==> flow/design.v <==
`timescale 1ns / 1ps
module IR(
	input[15:0] instr, 
	output[7:0] sub_instr,
	output[3:0] DR,
	output[3:0] SA,
	output[3:0] SB
   );
	assign sub_instr = instr[15:8];
	assign DR = instr[11:8];
	assign SA = instr[7:4];
	assign SB = instr[3:0];
endmodule
`timescale 1ns / 1ps
module Mux_8_4(
	input sel,
	input[3:0] D_in0, D_in1,
	output reg[3:0] D_out
	);
	always @ (sel, D_in0, D_in1) begin
		case(sel)
			1'b0:
				D_out <= D_in0;			
			1'b1:
				D_out <= D_in1;			
			default:
				D_out <= D_in0;
		endcase		
	end
endmodule
`timescale 1ns / 1ps
module Mux_32_16(
	input sel,
	input[15:0] D_in0, D_in1,
	output reg[15:0] D_out
	);
	always @ (sel, D_in0, D_in1) begin
		case(sel)
			1'b0:
				D_out <= D_in0;			
			1'b1:
				D_out <= D_in1;			
			default:
				D_out <= D_in0;
		endcase		
	end
endmodule
`timescale 1ns / 1ps
module Mux_48_16(
	input[1:0] sel,
	input[15:0] D_in0, D_in1, D_in2,
	output reg[15:0] D_out
	);
	always @ (sel, D_in0, D_in1, D_in2) begin
		case(sel)
			2'b00:
				D_out <= D_in0;			
			2'b01:
				D_out <= D_in1;			
			2'b10:
				D_out <= D_in2;
			default:
				D_out <= D_in0;
		endcase		
	end
endmodule
`timescale 1ns / 1ps
module ALU(
	input[15:0] A, B,
	input[3:0] sel,
	output reg V, C, N, Z,
	output reg[15:0] res
   );
	always @(*) begin
		C = 0;
		V = 0;
		case(sel)
			4'b0000: begin
				res = A + B;
				if (~(A[15] ^ B[15]) & (res[15] ^ A[15]))
					C = 1;
				else
					C = 0;
			end
			4'b0001: begin
				res = A - B;
				if (~(A[15] ^ B[15]) & (res[15] ^ A[15]))  
					V = 1;  
				else
					V = 0;
			end
			4'b0010:
				res = A & B;
			4'b0011:
				res = A | B;
			4'b0100:
				res = A ^ B;
			4'b0101:
				res = ~A;
			4'b0110:
				res = A << 1;
			4'b0111:
				res = A >> 1;
			default:
				res = A;
		endcase
		if (res == 0)
			Z = 1;
		else
			Z = 0;
		if (res[15] == 1)
			N = 1;
		else
			N = 0;
	end
endmodule
`timescale 1ns / 1ps
module Reg_File( 
    input clk, reset,
    input RW,
    input [3:0] AA, BA, DA,
	 input [15:0] D,
    output [15:0] A,
    output [15:0] B
    );
	integer i;
	reg[15:0] file[15:0];
	always @ (posedge clk) begin
	   if (reset) begin
        for (i = 0; i < 16; i = i + 1)
            file[i] <= 0;
		end
		else begin
			if (RW)
				file[DA] <= D;
			else
				file[DA] <= file[DA];
		end
	end
	assign A = file[AA];
	assign B = file[BA];
endmodule
`timescale 1ns / 1ps
module PC(
	input clk, reset,
	input[1:0] PS,
	input[15:0] bus_A,
	input[5:0] extend,
	output reg[5:0] out
	);
	always @ (posedge clk) begin
		if (reset)
			out = 6'b0;
		else begin
			case(PS)
				2'b00:
					out = out;
				2'b01:
					out = out + 1'b1;
				2'b10:
					out = out + extend;
				2'b11:
					out = bus_A[5:0];
				default:
					out = out;
			endcase
		end
	end
endmodule
`timescale 1ns / 1ps
module Control_Logic(
	input state,
	input[7:0] instr,
	input V, C, N, Z,  
	output reg NS, MW, RW, MD, ROM_enable, ASEL, enable_ram_read,
	output reg[1:0] PS, MB,
	output [3:0] FS
   );
	assign FS = instr[7:4];
	always @ (*) begin
		case (instr[7:4])
			4'b0000: begin
				NS <= 0;
				MW <= 0;
				RW <= 1;
				MD <= 0;
				PS <= 2'b01;
				MB <= 2'b00;
				ROM_enable <= 1;
				ASEL <= 0;
				enable_ram_read <= 0;
			end
			4'b0001: begin
				NS <= 0;
				MW <= 0;
				RW <= 1;
				MD <= 0;
				PS <= 2'b01;
				MB <= 2'b00;
				ROM_enable <= 1;
				ASEL <= 0;
				enable_ram_read <= 0;
			end
			4'b0010: begin
				NS <= 0;
				MW <= 0;
				RW <= 1;
				MD <= 0;
				PS <= 2'b01;
				MB <= 2'b00;
				ROM_enable <= 1;
				ASEL <= 0;
				enable_ram_read <= 0;
			end
			4'b0011: begin
				NS <= 0;
				MW <= 0;
				RW <= 1;
				MD <= 0;
				PS <= 2'b01;
				MB <= 2'b00;
				ROM_enable <= 1;
				ASEL <= 0;
				enable_ram_read <= 0;
			end
			4'b0100: begin
				NS <= 0;
				MW <= 0;
				RW <= 1;
				MD <= 0;
				PS <= 2'b01;
				MB <= 2'b00;
				ROM_enable <= 1;
				ASEL <= 0;
				enable_ram_read <= 0;
			end
			4'b0101: begin
				NS <= 0;
				MW <= 0;
				RW <= 1;
				MD <= 0;
				PS <= 2'b01;
				MB <= 2'b00;
				ROM_enable <= 1;
				ASEL <= 0;
				enable_ram_read <= 0;
			end
			4'b0110: begin
				NS <= 0;
				MW <= 0;
				RW <= 1;
				MD <= 0;
				PS <= 2'b01;
				MB <= 2'b00;
				ROM_enable <= 1;
				ASEL <= 0;
				enable_ram_read <= 0;
			end
			4'b0111: begin
				NS <= 0;
				MW <= 0;
				RW <= 1;
				MD <= 0;
				PS <= 2'b01;
				MB <= 2'b00;
				ROM_enable <= 1;
				ASEL <= 0;
				enable_ram_read <= 0;
			end
			4'b1000: begin
				NS <= 0;
				MW <= 0;
				RW <= 1;
				MD <= 0;
				PS <= 2'b01;
				MB <= 2'b01;
				ROM_enable <= 1;
				ASEL <= 0;
				enable_ram_read <= 0;
			end
			4'b1001: begin
				NS <= 0;
				MW <= 0;
				RW <= 1;
				MD <= 1;
				PS <= 2'b01;
				MB <= 2'b00;
				ROM_enable <= 1;
				ASEL <= 0;
				enable_ram_read <= 0;
			end
			4'b1010: begin
				NS <= 0;
				MW <= 1;
				RW <= 0;
				MD <= 1'b0;
				PS <= 2'b01;
				MB <= 2'b00;
				ROM_enable <= 1;
				ASEL <= 0;
				enable_ram_read <= 0;
			end
			4'b1011: begin
				if (state == 0) begin
					NS <= 1;
					MW <= 0;
					RW <= 0;
					MD <= 1'b0;
					if (Z)
						PS <= 2'b10;
					else
						PS <= 2'b00;
					MB <= 2'b00;
					ROM_enable <= 0;
					ASEL <= 1;
					enable_ram_read <= 0;
				end
				else begin
					NS <= 0;
					MW <= 0;
					RW <= 0;
					MD <= 1'b0;
					PS <= 2'b01;
					MB <= 2'b00;
					ROM_enable <= 1;
					ASEL <= 0;
					enable_ram_read <= 0;
				end
			end
			4'b1100: begin
				if (state == 0) begin
					NS <= 1;
					MW <= 0;
					RW <= 0;
					MD <= 1'b0;
					if (Z)
						PS <= 2'b00;
					else
						PS <= 2'b10;
					MB <= 2'b00;
					ROM_enable <= 0;
					ASEL <= 1;
					enable_ram_read <= 0;
				end
				else begin
					NS <= 0;
					MW <= 0;
					RW <= 0;
					MD <= 1'b0;
					PS <= 2'b01;
					MB <= 2'b00;
					ROM_enable <= 1;
					ASEL <= 0;
					enable_ram_read <= 0;
				end
			end
			4'b1101: begin
				if (state == 0) begin
					NS <= 1;
					MW <= 0;
					RW <= 1;
					MD <= 1'b0;
					PS <= 2'b10;
					MB <= 2'b10;
					ROM_enable <= 0;
					ASEL <= 0;
					enable_ram_read <= 0;
				end
				else begin
					NS <= 0;
					MW <= 0;
					RW <= 0;
					MD <= 1'b0;
					PS <= 2'b01;
					MB <= 2'b00;
					ROM_enable <= 1;
					ASEL <= 0;
					enable_ram_read <= 0;
				end
			end
			4'b1110: begin
				if (state == 0) begin
					NS <= 1;
					MW <= 0;
					RW <= 0;
					MD <= 1'b0;
					PS <= 2'b10;
					MB <= 2'b00;
					ROM_enable <= 0;
					ASEL <= 0;
					enable_ram_read <= 0;
				end
				else begin
					NS <= 0;
					MW <= 0;
					RW <= 0;
					MD <= 1'b0;
					PS <= 2'b01;
					MB <= 2'b00;
					ROM_enable <= 1;
					ASEL <= 0;
					enable_ram_read <= 0;
				end
			end
			4'b1111: begin  
				if (instr[3:0] == 0) begin
					if (state == 0) begin
						NS <= 1;
						MW <= 0;
						RW <= 0;
						MD <= 1'b0;
						PS <= 2'b11;
						MB <= 2'b00;
						ROM_enable <= 0;
						ASEL <= 0;
						enable_ram_read <= 0;
					end
					else begin
						NS <= 0;
						MW <= 0;
						RW <= 0;
						MD <= 1'b0;
						PS <= 2'b01;
						MB <= 2'b00;
						ROM_enable <= 1;
						ASEL <= 0;
						enable_ram_read <= 0;
					end
				end
				else begin
					NS <= 0;
					MW <= 0;
					RW <= 0;
					MD <= 1'b0;
					PS <= 2'b00;
					MB <= 2'b00;
					ROM_enable <= 0;
					ASEL <= 0;
					enable_ram_read <= 1;
				end
			end
			default: begin
				NS <= 0;
				MW <= 0;
				RW <= 0;
				MD <= 0;
				PS <= 2'b00;
				MB <= 2'b00;
				ROM_enable <= 0;
				ASEL <= 0;
				enable_ram_read <= 0;
			end
		endcase
	end
endmodule
`timescale 1ns / 1ps
module Controller(
	input clk, V, C, N , Z, reset,
	input[15:0] bus_A, ROM_data,
	output MD, RW, MW, ROM_enable, ASEL, enable_ram_read,
	output[1:0] MB,
	output[3:0] FS, DR, SA, SB,
	output[5:0] PC,
	output[15:0] imdt
   );
	wire[1:0] PS_wire;
	wire[7:0] sub_instr_wire;
	wire[3:0] SA_wire, SB_wire;
	wire[5:0] SA_SB_wire;
	wire state_reg_wire_in;
	wire state_reg_wire_out;
	assign SA_SB_wire[3:0] = SB_wire;
	assign SA_SB_wire[5:4] = SA_wire[1:0];
	assign imdt[15:8] = 8'b0;
	assign imdt[7:4] = SA_wire;
	assign imdt[3:0] = SB_wire;
	assign SA = SA_wire;
	assign SB = SB_wire;
	PC PC0(.clk (clk), .reset (reset), .PS (PS_wire), .bus_A (bus_A), .extend (SA_SB_wire), .out (PC));
	IR IR0(.instr (ROM_data), .sub_instr (sub_instr_wire), .DR (DR), .SA (SA_wire), .SB (SB_wire));
	Control_Logic Control_Logic0(.state (state_reg_wire_out), .instr (sub_instr_wire), .V (V), .C (C),
	.N (N), .Z (Z), .NS (state_reg_wire_in), .MW (MW), .RW (RW), .MD (MD), .PS (PS_wire), .MB (MB),
	.FS (FS), .ROM_enable (ROM_enable), .ASEL (ASEL), .enable_ram_read (enable_ram_read));
	reg state_reg;
	assign state_reg_wire_out = state_reg;
	always @ (posedge clk) begin
		if (reset)
			state_reg <= 1'b0;
		else
			state_reg <= state_reg_wire_in;
	end
endmodule
`timescale 1ns / 1ps
module Datapath(
	input clk, MD, RW, reset, ASEL,
	input[1:0] MB,
	input[3:0] FS, SA, DR, BA,
	input[5:0] PC,
	input[15:0] imdt, RAM_data_out,
	output V, C, N, Z,
	output[15:0] A_out, B_out
	);
	wire[3:0] AA_wire;
	wire[15:0] bus_A, bus_B, F_out, Mux_D_Mux_B_wire, File_D_in_wire, PC_zeroed;
	assign A_out = bus_A;
	assign B_out = bus_B;
	assign PC_zeroed[15:6] = 10'b0;
	assign PC_zeroed[5:0] = PC;
	ALU ALU0 (.A (bus_A), .B (bus_B), .sel (FS), .V (V), .C (C), .N (N), .Z (Z), .res (F_out));
	Reg_File Reg_File0 (.clk (clk), .reset (reset), .RW (RW), .AA (AA_wire), .BA (BA), .DA (DR), .D (File_D_in_wire), .A (bus_A), .B (bus_B));
	Mux_8_4 Mux_A (.sel (ASEL), .D_in0 (SA), .D_in1 (DR), .D_out (AA_wire));
	Mux_32_16 Mux_D (.sel (MD), .D_in0 (F_out), .D_in1 (RAM_data_out), .D_out (Mux_D_Mux_B_wire));
	Mux_48_16 Mux_B (.sel (MB), .D_in0 (Mux_D_Mux_B_wire), .D_in1 (imdt), .D_in2 (PC_zeroed), .D_out (File_D_in_wire));
endmodule
`timescale 1ns / 1ps
module CPU_16_Bit_RISC(
    input clk, reset,  
	 input[15:0] data_from_rom,  
	 output enable_to_rom, write_enable_to_ram, read_enable_to_ram, enable_ram_read, 
	 output[5:0] address_to_rom, address_to_ram,
	 output[15:0] data_ram_out,
	 input[15:0] data_ram_in,
	 input btn_press	
	 );
	wire V, C, N, Z , MD, RW, MW, ASEL;
	wire[1:0] MB;
	wire[3:0] FS, DR, SA, SB;
	wire[5:0] PC_out;
	wire[15:0] bus_A, ROM_data, imdt;
	Controller Controller0(.clk (clk), .V (V), .C (C), .N (N), .Z (Z), .bus_A (bus_A), 
	.ROM_data (data_from_rom), .MD (MD), .RW (RW), .MW (MW), .MB (MB), .FS (FS), .DR (DR), .SA (SA),
	.SB (SB), .reset (reset), .PC (PC_out), .imdt (imdt), .ROM_enable (enable_to_rom), .ASEL (ASEL), .enable_ram_read(enable_ram_read));
	Datapath Datapath0 (.clk (clk), .reset (reset), .MD (MD), .MB (MB), .RW (RW), .FS (FS), .SA (SA), .DR (DR), .BA (SB), 
	.PC (PC_out), .imdt (imdt), .RAM_data_out (data_ram_in), .V (V), .C (C), .N (N), .Z (Z),
	.A_out (bus_A), .B_out (data_ram_out), .ASEL (ASEL));
	assign write_enable_to_ram = MW;
	assign read_enable_to_ram = ~MW;
	assign address_to_rom = PC_out;
	assign address_to_ram = bus_A[5:0];
endmodule
# Reports on CPU_16_Bit_RISC
# Module CPU_16_Bit_RISC before and after one edit of its RTL, step after step.
# "orig" refers to lines of the RTL above, "edited" to lines of the edited file.
# "diff" is "edited" less "orig", of the values as shown; "change_rel_pct" is that difference over "orig", in percent.
# Cell names lack the library's common part.
# A cell with -- has no value.
[setup] top="CPU_16_Bit_RISC" clock_port="clk" lib="sky130hd" lib_corner="tt_025C_1v80"

# Diff
# Unified diff, file above to edited file.
# The edited RTL no longer does the same as the RTL above: the edit was made by script, with no optimisation intended.
# begin of diff
@@ -98,6 +98,4 @@
 			4'b0101:
 				res = ~A;
-			4'b0110:
-				res = A << 1;
 			4'b0111:
 				res = A >> 1;
# end of diff

# Word-level counts
# Yosys after proc, flatten, opt, wreduce and memory -nomap, before mapping. Memory bits, and registers merged into a memory's read port (data or address), are not among the register bits. Print and check cells are not counted. Equal cells are merged and count once.
# Memory sizes are those after Yosys's memory passes, which may raise the word count (mostly to a power of two), join words into wider ones and drop unused or constant bits.
[word_totals] item="ff_bits" orig=7 edited=7 diff=0 change_rel_pct=0.00
[word_totals] item="mem_bits_rw" orig=256 edited=256 diff=0 change_rel_pct=0.00
[word_totals] item="memories" orig=1 edited=1 diff=0 change_rel_pct=0.00
[word_totals] item="in_bits" orig=35 edited=35 diff=0 change_rel_pct=0.00
[word_totals] item="out_inout_bits" orig=32 edited=32 diff=0 change_rel_pct=0.00
[word_totals] item="elab_cells" orig=90 edited=90 diff=0 change_rel_pct=0.00
[classes] item="add_sub_neg" orig=4 edited=4 diff=0 change_rel_pct=0.00
[classes] item="eq_ne" orig=21 edited=21 diff=0 change_rel_pct=0.00
[classes] item="n_mux" orig=38 edited=38 diff=0 change_rel_pct=0.00
[classes] item="n_logic" orig=8 edited=8 diff=0 change_rel_pct=0.00
[classes] item="reduce_and_logical" orig=16 edited=16 diff=0 change_rel_pct=0.00
[ops] op="parallel mux 16 bit (select 8 bit)" orig=1 edited=0 diff=-1 change_rel_pct=-100.00
[ops] op="parallel mux 16 bit (select 7 bit)" orig=0 edited=1 diff=1
# Unchanged operator kinds not shown: 38.

# Logic depth
# Yosys ltp: most cells in a row. Word level: on the elaborated netlist, between registers, memories and ports. Mapped: between sequential cells and ports; inverters and the memories' decode and read muxes count.
[logic_depth] item="ltp_word" orig=9 edited=9 diff=0 change_rel_pct=0.00
[logic_depth] item="abc_area" orig="0" edited="0"
[logic_depth] item="ltp_mapped" orig=38 edited=39 diff=1 change_rel_pct=2.63
[logic_depth] item="mapped_depth_nobuf" orig=34 edited=34 diff=0 change_rel_pct=0.00

# Netlist
# Yosys stat after the flow's synthesis: flattened, memories mapped to cells. It holds for the ABC_AREA given above (unset counts as 0); a run with the other value may have another netlist.
[mapped] item="mapped_cells" orig=1642 edited=1834 diff=192 change_rel_pct=11.69
[mapped] item="mapped_area_um2" orig=17673.2 edited=18674.2 diff=1001.0 change_rel_pct=5.66
[mapped] item="sequential_area_um2" orig=7827.5 edited=7827.5 diff=0.0 change_rel_pct=0.00
[mapped] item="ff_cells" orig=263 edited=263 diff=0 change_rel_pct=0.00
[mapped] item="n_buf" orig=131 edited=136 diff=5 change_rel_pct=3.82
[types] cell="nand2_1" orig=117 edited=160 diff=43 change_rel_pct=36.75
[types] cell="nor2_1" orig=311 edited=348 diff=37 change_rel_pct=11.90
[types] cell="mux2i_1" orig=71 edited=107 diff=36 change_rel_pct=50.70
[types] cell="a211oi_1" orig=12 edited=41 diff=29 change_rel_pct=241.67
[types] cell="a21oi_1" orig=44 edited=68 diff=24 change_rel_pct=54.55
[types] cell="inv_1" orig=49 edited=71 diff=22 change_rel_pct=44.90
[types] cell="nand4_1" orig=6 edited=23 diff=17 change_rel_pct=283.33
[types] cell="buf_2" orig=24 edited=40 diff=16 change_rel_pct=66.67
[types] cell="a211o_1" orig=22 edited=6 diff=-16 change_rel_pct=-72.73
[types] cell="o22ai_1" orig=26 edited=11 diff=-15 change_rel_pct=-57.69
[types] cell="a22oi_1" orig=29 edited=16 diff=-13 change_rel_pct=-44.83
[types] cell="nand3_1" orig=21 edited=34 diff=13 change_rel_pct=61.90
[types] cell="o31ai_1" orig=25 edited=13 diff=-12 change_rel_pct=-48.00
[types] cell="a31oi_1" orig=20 edited=8 diff=-12 change_rel_pct=-60.00
[types] cell="o221ai_1" orig=12 edited=1 diff=-11 change_rel_pct=-91.67
[types] cell="o211ai_1" orig=29 edited=19 diff=-10 change_rel_pct=-34.48
[types] cell="nor3_1" orig=18 edited=28 diff=10 change_rel_pct=55.56
[types] cell="buf_6" orig=11 edited=2 diff=-9 change_rel_pct=-81.82
# Unchanged cell types not shown: 12.
# Not every row of either side is listed.
# By module: a second synthesis without flattening, with its own total; a netlist apart from the flattened one above.
[unflattened] item="hier_cells" orig=1552 edited=1492 diff=-60 change_rel_pct=-3.87
[unflattened] item="hier_area_um2" orig=18479.0 edited=18087.3 diff=-391.7 change_rel_pct=-2.12
# Each row is one instance without its submodules.
[modules_orig] module="Reg_File" instances=1 cells=859 mod_area_um2=13414.1 seq_area_um2=7687.4
[modules_orig] module="ALU" instances=1 cells=464 mod_area_um2=3203.1 seq_area_um2=0.0
[modules_orig] module="PC" instances=1 cells=71 mod_area_um2=589.3 seq_area_um2=120.1
[modules_orig] module="Mux_48_16" instances=1 cells=59 mod_area_um2=419.2 seq_area_um2=0.0
[modules_orig] module="Mux_32_16" instances=1 cells=18 mod_area_um2=249.0 seq_area_um2=0.0
[modules_orig] module="Control_Logic" instances=1 cells=36 mod_area_um2=244.0 seq_area_um2=0.0
[modules_orig] module="Controller" instances=1 cells=19 mod_area_um2=157.7 seq_area_um2=20.0
[modules_orig] module="IR" instances=1 cells=20 mod_area_um2=150.1 seq_area_um2=0.0
[modules_orig] module="Mux_8_4" instances=1 cells=4 mod_area_um2=45.0 seq_area_um2=0.0
[modules_orig] module="CPU_16_Bit_RISC" instances=1 cells=1 mod_area_um2=3.8 seq_area_um2=0.0
[modules_orig] module="Datapath" instances=1 cells=1 mod_area_um2=3.8 seq_area_um2=0.0
[modules_edited] module="Reg_File" instances=1 cells=859 mod_area_um2=13414.1 seq_area_um2=7687.4
[modules_edited] module="ALU" instances=1 cells=404 mod_area_um2=2811.4 seq_area_um2=0.0
[modules_edited] module="PC" instances=1 cells=71 mod_area_um2=589.3 seq_area_um2=120.1
[modules_edited] module="Mux_48_16" instances=1 cells=59 mod_area_um2=419.2 seq_area_um2=0.0
[modules_edited] module="Mux_32_16" instances=1 cells=18 mod_area_um2=249.0 seq_area_um2=0.0
[modules_edited] module="Control_Logic" instances=1 cells=36 mod_area_um2=244.0 seq_area_um2=0.0
[modules_edited] module="Controller" instances=1 cells=19 mod_area_um2=157.7 seq_area_um2=20.0
[modules_edited] module="IR" instances=1 cells=20 mod_area_um2=150.1 seq_area_um2=0.0
[modules_edited] module="Mux_8_4" instances=1 cells=4 mod_area_um2=45.0 seq_area_um2=0.0
[modules_edited] module="CPU_16_Bit_RISC" instances=1 cells=1 mod_area_um2=3.8 seq_area_um2=0.0
[modules_edited] module="Datapath" instances=1 cells=1 mod_area_um2=3.8 seq_area_um2=0.0

# Timing after synthesis
# OpenSTA on the mapped netlist: ideal clock, no wires. The path of least setup slack (recovery checks aside). Input and output delay are each 20% of the period. Register names are those of the netlist, which keeps one name where synthesis merged equal registers.
[synth_path] item="kind" orig="input to register" edited="input to register"
[synth_path] item="start" orig="input data_from_rom[0]" edited="input data_from_rom[13]"
[synth_path] item="end" orig="register Controller0.PC0.out[5]" edited="register Controller0.PC0.out[5]"
[synth_path] item="period_ns" orig=10.0 edited=10.0 diff=0.0 change_rel_pct=0.00
[synth_path] item="input_delay_ns" orig=2.000 edited=2.000 diff=0.000 change_rel_pct=0.00
[synth_path] item="setup_ns" orig=0.117 edited=0.117 diff=0.000
[synth_path] item="launch_ns" orig=2.000 edited=2.000 diff=0.000 change_rel_pct=0.00
[synth_path] item="arrival_ns" orig=9.390 edited=9.181 diff=-0.209 change_rel_pct=-2.23
[synth_path] item="required_time_ns" orig=9.883 edited=9.883 diff=0.000 change_rel_pct=0.00
[synth_path] item="path_slack_ns" orig=0.493 edited=0.702 diff=0.209
[synth_path] item="delay_ns" orig=7.507 edited=7.298 diff=-0.209 change_rel_pct=-2.78
[synth_path] item="driving_pins" orig=33 edited=34 diff=1 change_rel_pct=3.03
[synth_path] item="n_path_buf" orig=3 edited=4 diff=1 change_rel_pct=33.33
[synth_path] item="synth_period_reached_ns" orig=9.507 edited=9.298 diff=-0.209 change_rel_pct=-2.20
# "delay_ns" is the arrival time less input delay plus setup time.
# "driving_pins" counts driving pins, that of a launching flip-flop among them; a cell with two outputs on the path counts twice.
# "synth_period_reached_ns" = period - worst setup slack (recovery checks aside). The figure is calculated, with input and output delays left at 20% of the set period.
# Between the ends stands the longest chain of elaborated cells between them, by number of cells; it is not shown to be the way that was timed. Of several equally long chains one is given.
# Each line given opens the expression or statement behind the cell; cells for indexed reads and writes are added by Yosys, which also makes memories of some case tables.
# The chain passes a memory read, where the word-level depth is cut; so it can be longer than that depth.
# A register here has more assigning lines than the two given.
[synth_via_orig] path_cell_list="buf_1 buf_2 clkbuf_1 mux4_2 mux4_2 inv_1 nand3_1 o21ai_0 xnor2_1 ha_1 a21oi_1 o21ai_0 or2_2 o2111ai_1 a21oi_1 o21ai_0 a32oi_1 a2111oi_2 nand4b_1 or4_1 a22o_1 and3_1 ha_1 a21o_1 a21oi_1 o21bai_1 a21oi_1 xnor2_1 and3_1 nand2_1 nor4_1 nor2_1 a32o_1" elab_chain_cells=10 cells_between=20 lines_between=15 cone_classes="3 x add/sub; 3 x eq/ne; 8 x mux; 3 x logic; 2 x reduce/logical; 1 x memory"
[synth_rtl_orig] item="start: declaration" line=518 source="input[15:0] data_from_rom,"
[synth_rtl_orig] item="memory read (16 x 16 bit)" line=127 source="reg[15:0] file[15:0];"
[synth_rtl_orig] item="subtractor 16 bit" line=86 source="res = A - B;"
[synth_rtl_orig] item="parallel mux 16 bit (select 8 bit)" line=77 source="case(sel)"
[synth_rtl_orig] item="zero test 16 bit" line=107 source="if (res == 0)"
[synth_rtl_orig] item="two-way mux 1 bit" line=107
[synth_rtl_orig] item="two-way mux 2 bit" line=336 source="if (Z)"
[synth_rtl_orig] item="two-way mux 2 bit" line=331 source="if (state == 0) begin"
[synth_rtl_orig] item="parallel mux 2 bit (select 5 bit)" line=181 source="case (instr[7:4])"
[synth_rtl_orig] item="equality test 2 bit" line=155 source="case(PS)"
[synth_rtl_orig] item="parallel mux 6 bit (select 3 bit)" line=155
[synth_rtl_orig] item="end: assignment" line=157 source="out = out;"
[synth_rtl_orig] item="end: assignment" line=159 source="out = out + 1'b1;"
[synth_rtl_orig] item="end: declaration" line=149 source="output reg[5:0] out"
# Nets of the timed path that keep an RTL name, with a line that drives or declares them; the list need not be complete.
[synth_named_nets_orig] net="data_ram_out[4]" line=141 source="assign B = file[BA];"
[synth_via_edited] path_cell_list="buf_2 and4bb_2 a211oi_1 nor3_1 buf_2 buf_2 buf_2 mux2i_1 a221o_1 o211ai_1 nand2_1 ha_1 fa_1 xor2_1 o22ai_1 or3_1 a41oi_1 o2111ai_1 a221o_1 o32ai_1 o21ai_0 nor4b_1 o2111ai_2 o21a_1 o21ai_1 nor2_1 ha_1 a21o_1 a21oi_1 o21bai_1 a21oi_1 xnor2_1 or4b_1 a32o_1" elab_chain_cells=15 cells_between=43 cone_classes="2 x add/sub; 18 x eq/ne; 10 x mux; 5 x logic; 7 x reduce/logical; 1 x memory"
[synth_rtl_edited] item="start: declaration" line=516 source="input[15:0] data_from_rom,"
[synth_rtl_edited] item="equality test 4 bit" line=179 source="case (instr[7:4])"
[synth_rtl_edited] item="OR reduction 14 bit"
[synth_rtl_edited] item="parallel mux 1 bit (select 2 bit)" line=179
[synth_rtl_edited] item="inverter 1 bit" line=21 source="case(sel)"
[synth_rtl_edited] item="parallel mux 4 bit (select 2 bit)" line=21
[synth_rtl_edited] item="memory read (16 x 16 bit)" line=125 source="reg[15:0] file[15:0];"
[synth_rtl_edited] item="subtractor 16 bit" line=86 source="res = A - B;"
[synth_rtl_edited] item="parallel mux 16 bit (select 7 bit)" line=77 source="case(sel)"
[synth_rtl_edited] item="zero test 16 bit" line=105 source="if (res == 0)"
[synth_rtl_edited] item="two-way mux 1 bit" line=105
[synth_rtl_edited] item="two-way mux 2 bit" line=334 source="if (Z)"
[synth_rtl_edited] item="two-way mux 2 bit" line=329 source="if (state == 0) begin"
[synth_rtl_edited] item="parallel mux 2 bit (select 5 bit)" line=179
[synth_rtl_edited] item="equality test 2 bit" line=153 source="case(PS)"
[synth_rtl_edited] item="parallel mux 6 bit (select 3 bit)" line=153
[synth_rtl_edited] item="end: assignment" line=155 source="out = out;"
[synth_rtl_edited] item="end: assignment" line=157 source="out = out + 1'b1;"
[synth_rtl_edited] item="end: declaration" line=147 source="output reg[5:0] out"

# Worst path after layout
# From the final timing report of each run of pair 1: the path of least setup slack in the routed layout; clock arrival at registers is part of the times.
[layout_path] item="kind" orig="input to register" edited="input to register"
[layout_path] item="start" orig="input data_from_rom[15]" edited="input data_from_rom[15]"
[layout_path] item="end" orig="register Controller0.PC0.out[5]" edited="register Controller0.PC0.out[5]"
[layout_path] item="period_ns" orig=10.0 edited=10.0 diff=0.0 change_rel_pct=0.00
[layout_path] item="input_delay_ns" orig=2.00 edited=2.00 diff=0.00 change_rel_pct=0.00
[layout_path] item="setup_ns" orig=0.10 edited=0.11 diff=0.01
[layout_path] item="launch_ns" orig=2.00 edited=2.00 diff=0.00 change_rel_pct=0.00
[layout_path] item="arrival_ns" orig=10.13 edited=10.09 diff=-0.04 change_rel_pct=-0.39
[layout_path] item="required_time_ns" orig=10.48 edited=10.48 diff=0.00 change_rel_pct=0.00
[layout_path] item="path_slack_ns" orig=0.35 edited=0.39 diff=0.04
[layout_path] item="driving_pins" orig=38 edited=38 diff=0 change_rel_pct=0.00
[layout_path] item="n_path_buf" orig=7 edited=8 diff=1 change_rel_pct=14.29
# Between the ends stands the longest chain of elaborated cells between them, by number of cells; it is not shown to be the way that was timed. Of several equally long chains one is given.
# The chain passes a memory read, where the word-level depth is cut; so it can be longer than that depth.
# A register here has more assigning lines than the two given.
[layout_via_orig] path_cell_list="clkdlybuf4s50_1 nor2b_2 buf_4 buf_4 a32o_1 nor3_4 buf_4 buf_4 nand2_1 buf_4 o22ai_1 nor2_1 nand2_1 ha_1 nand2_1 o21ai_0 or2_2 o2111ai_1 (+2 left out) a32oi_1 a2111oi_2 nand4b_1 buf_4 o31ai_1 a22oi_1 or3_1 ha_1 a21o_1 a21oi_1 o21bai_1 a21oi_1 xnor2_1 and3_1 nand2_1 nor4_1 nor2_1 a32o_1" elab_chain_cells=15 cells_between=43 cone_classes="2 x add/sub; 18 x eq/ne; 10 x mux; 5 x logic; 7 x reduce/logical; 1 x memory"
[layout_rtl_orig] item="start: declaration" line=518 source="input[15:0] data_from_rom,"
[layout_rtl_orig] item="equality test 4 bit" line=181 source="case (instr[7:4])"
[layout_rtl_orig] item="OR reduction 14 bit"
[layout_rtl_orig] item="parallel mux 1 bit (select 2 bit)" line=181
[layout_rtl_orig] item="inverter 1 bit" line=21 source="case(sel)"
[layout_rtl_orig] item="parallel mux 4 bit (select 2 bit)" line=21
[layout_rtl_orig] item="memory read (16 x 16 bit)" line=127 source="reg[15:0] file[15:0];"
[layout_rtl_orig] item="subtractor 16 bit" line=86 source="res = A - B;"
[layout_rtl_orig] item="parallel mux 16 bit (select 8 bit)" line=77 source="case(sel)"
[layout_rtl_orig] item="zero test 16 bit" line=107 source="if (res == 0)"
[layout_rtl_orig] item="two-way mux 1 bit" line=107
[layout_rtl_orig] item="two-way mux 2 bit" line=336 source="if (Z)"
[layout_rtl_orig] item="two-way mux 2 bit" line=331 source="if (state == 0) begin"
[layout_rtl_orig] item="parallel mux 2 bit (select 5 bit)" line=181
[layout_rtl_orig] item="equality test 2 bit" line=155 source="case(PS)"
[layout_rtl_orig] item="parallel mux 6 bit (select 3 bit)" line=155
[layout_rtl_orig] item="end: assignment" line=157 source="out = out;"
[layout_rtl_orig] item="end: assignment" line=159 source="out = out + 1'b1;"
[layout_rtl_orig] item="end: declaration" line=149 source="output reg[5:0] out"
[layout_via_edited] path_cell_list="clkdlybuf4s50_1 nor2b_2 buf_4 buf_4 a211oi_4 nor3_4 buf_6 buf_12 mux2i_1 mux2i_1 o22ai_1 a31o_2 inv_1 ha_1 o21a_1 o31a_1 buf_4 o21a_1 (+2 left out) o311ai_0 nor4b_1 buf_4 o21ai_0 buf_4 nor3_1 nand4_1 and4b_1 o21ai_1 or2_2 ha_1 a21o_1 a21oi_1 o21bai_1 a21oi_1 xnor2_1 or4b_1 a32o_1" elab_chain_cells=15 cells_between=43 cone_classes="2 x add/sub; 18 x eq/ne; 10 x mux; 5 x logic; 7 x reduce/logical; 1 x memory"
[layout_rtl_edited] item="start: declaration" line=516 source="input[15:0] data_from_rom,"
[layout_rtl_edited] item="equality test 4 bit" line=179 source="case (instr[7:4])"
[layout_rtl_edited] item="OR reduction 14 bit"
[layout_rtl_edited] item="parallel mux 1 bit (select 2 bit)" line=179
[layout_rtl_edited] item="inverter 1 bit" line=21 source="case(sel)"
[layout_rtl_edited] item="parallel mux 4 bit (select 2 bit)" line=21
[layout_rtl_edited] item="memory read (16 x 16 bit)" line=125 source="reg[15:0] file[15:0];"
[layout_rtl_edited] item="subtractor 16 bit" line=86 source="res = A - B;"
[layout_rtl_edited] item="parallel mux 16 bit (select 7 bit)" line=77 source="case(sel)"
[layout_rtl_edited] item="zero test 16 bit" line=105 source="if (res == 0)"
[layout_rtl_edited] item="two-way mux 1 bit" line=105
[layout_rtl_edited] item="two-way mux 2 bit" line=334 source="if (Z)"
[layout_rtl_edited] item="two-way mux 2 bit" line=329 source="if (state == 0) begin"
[layout_rtl_edited] item="parallel mux 2 bit (select 5 bit)" line=179
[layout_rtl_edited] item="equality test 2 bit" line=153 source="case(PS)"
[layout_rtl_edited] item="parallel mux 6 bit (select 3 bit)" line=153
[layout_rtl_edited] item="end: assignment" line=155 source="out = out;"
[layout_rtl_edited] item="end: assignment" line=157 source="out = out + 1'b1;"
[layout_rtl_edited] item="end: declaration" line=147 source="output reg[5:0] out"

# Measured runs
# Both versions went through the flow (Yosys, OpenROAD) with the same settings in each pair. Constraints: input delay and output delay 20% of the set period each, output load 0.01 pF.
[settings_pair_1] period_ns=10.0 CAP_MARGIN=20 CORE_MARGIN=2 CORE_UTILIZATION=40 SLEW_MARGIN=20
[results_pair_1] item="synthesis_area_um2" orig=17673.2 edited=18674.2 diff=1001.0 change_rel_pct=5.66
[results_pair_1] item="dieArea_um2" orig=45879.5 edited=48430.8 diff=2551.3 change_rel_pct=5.56
[results_pair_1] item="finish.stdcell_area_um2" orig=21523.1 edited=22645.5 diff=1122.4 change_rel_pct=5.21
[results_pair_1] item="layout_utilization_frac" orig=0.49 edited=0.488 diff=-0.002
[results_pair_1] item="worst_setup_slack_ns" orig=0.349 edited=0.393 diff=0.044
[results_pair_1] item="tns_setup_ns" orig=0.000 edited=0.000 diff=0.000
[results_pair_1] item="worst_hold_slack_ns" orig=0.573 edited=0.535 diff=-0.038
[results_pair_1] item="total_power_mw" orig=3.429 edited=3.527 diff=0.098 change_rel_pct=2.86
[results_pair_1] item="clock_period_reached_ns" orig=9.651 edited=9.607 diff=-0.044 change_rel_pct=-0.46
[settings_pair_2] CELL_PAD_IN_SITES_DETAIL_PLACEMENT=2 CELL_PAD_IN_SITES_GLOBAL_PLACEMENT=3 CORE_UTILIZATION=15 CTS_CLUSTER_DIAMETER=357 CTS_CLUSTER_SIZE=88 HOLD_SLACK_MARGIN=0.19 PLACE_DENSITY=0.44 SETUP_SLACK_MARGIN=0.92 SLEW_MARGIN=40 period_ns=5.83 CAP_MARGIN=20 CORE_MARGIN=2
[results_pair_2] item="synthesis_area_um2" orig=17673.2 edited=18674.2 diff=1001.0 change_rel_pct=5.66
[results_pair_2] item="dieArea_um2" orig=120583.0 edited=127331.0 diff=6748.0 change_rel_pct=5.60
[results_pair_2] item="finish.stdcell_area_um2" orig=27670.3 edited=29544.6 diff=1874.3 change_rel_pct=6.77
[results_pair_2] item="layout_utilization_frac" orig=0.237 edited=0.239 diff=0.002
[results_pair_2] item="worst_setup_slack_ns" orig=-2.061 edited=-1.853 diff=0.208
[results_pair_2] item="tns_setup_ns" orig=-15.604 edited=-30.172 diff=-14.568
[results_pair_2] item="worst_hold_slack_ns" orig=0.627 edited=0.599 diff=-0.028
[results_pair_2] item="total_power_mw" orig=5.960 edited=6.273 diff=0.313 change_rel_pct=5.25
[results_pair_2] item="clock_period_reached_ns" orig=7.891 edited=7.683 diff=-0.208 change_rel_pct=-2.64
# "clock_period_reached_ns" is the run's clock period less its worst setup slack. It is reckoned from that one timing run; input and output delays stay at 20% of the period that was set.
# "total_power_mw" is the tool's figure for a default switching activity; nothing was simulated.
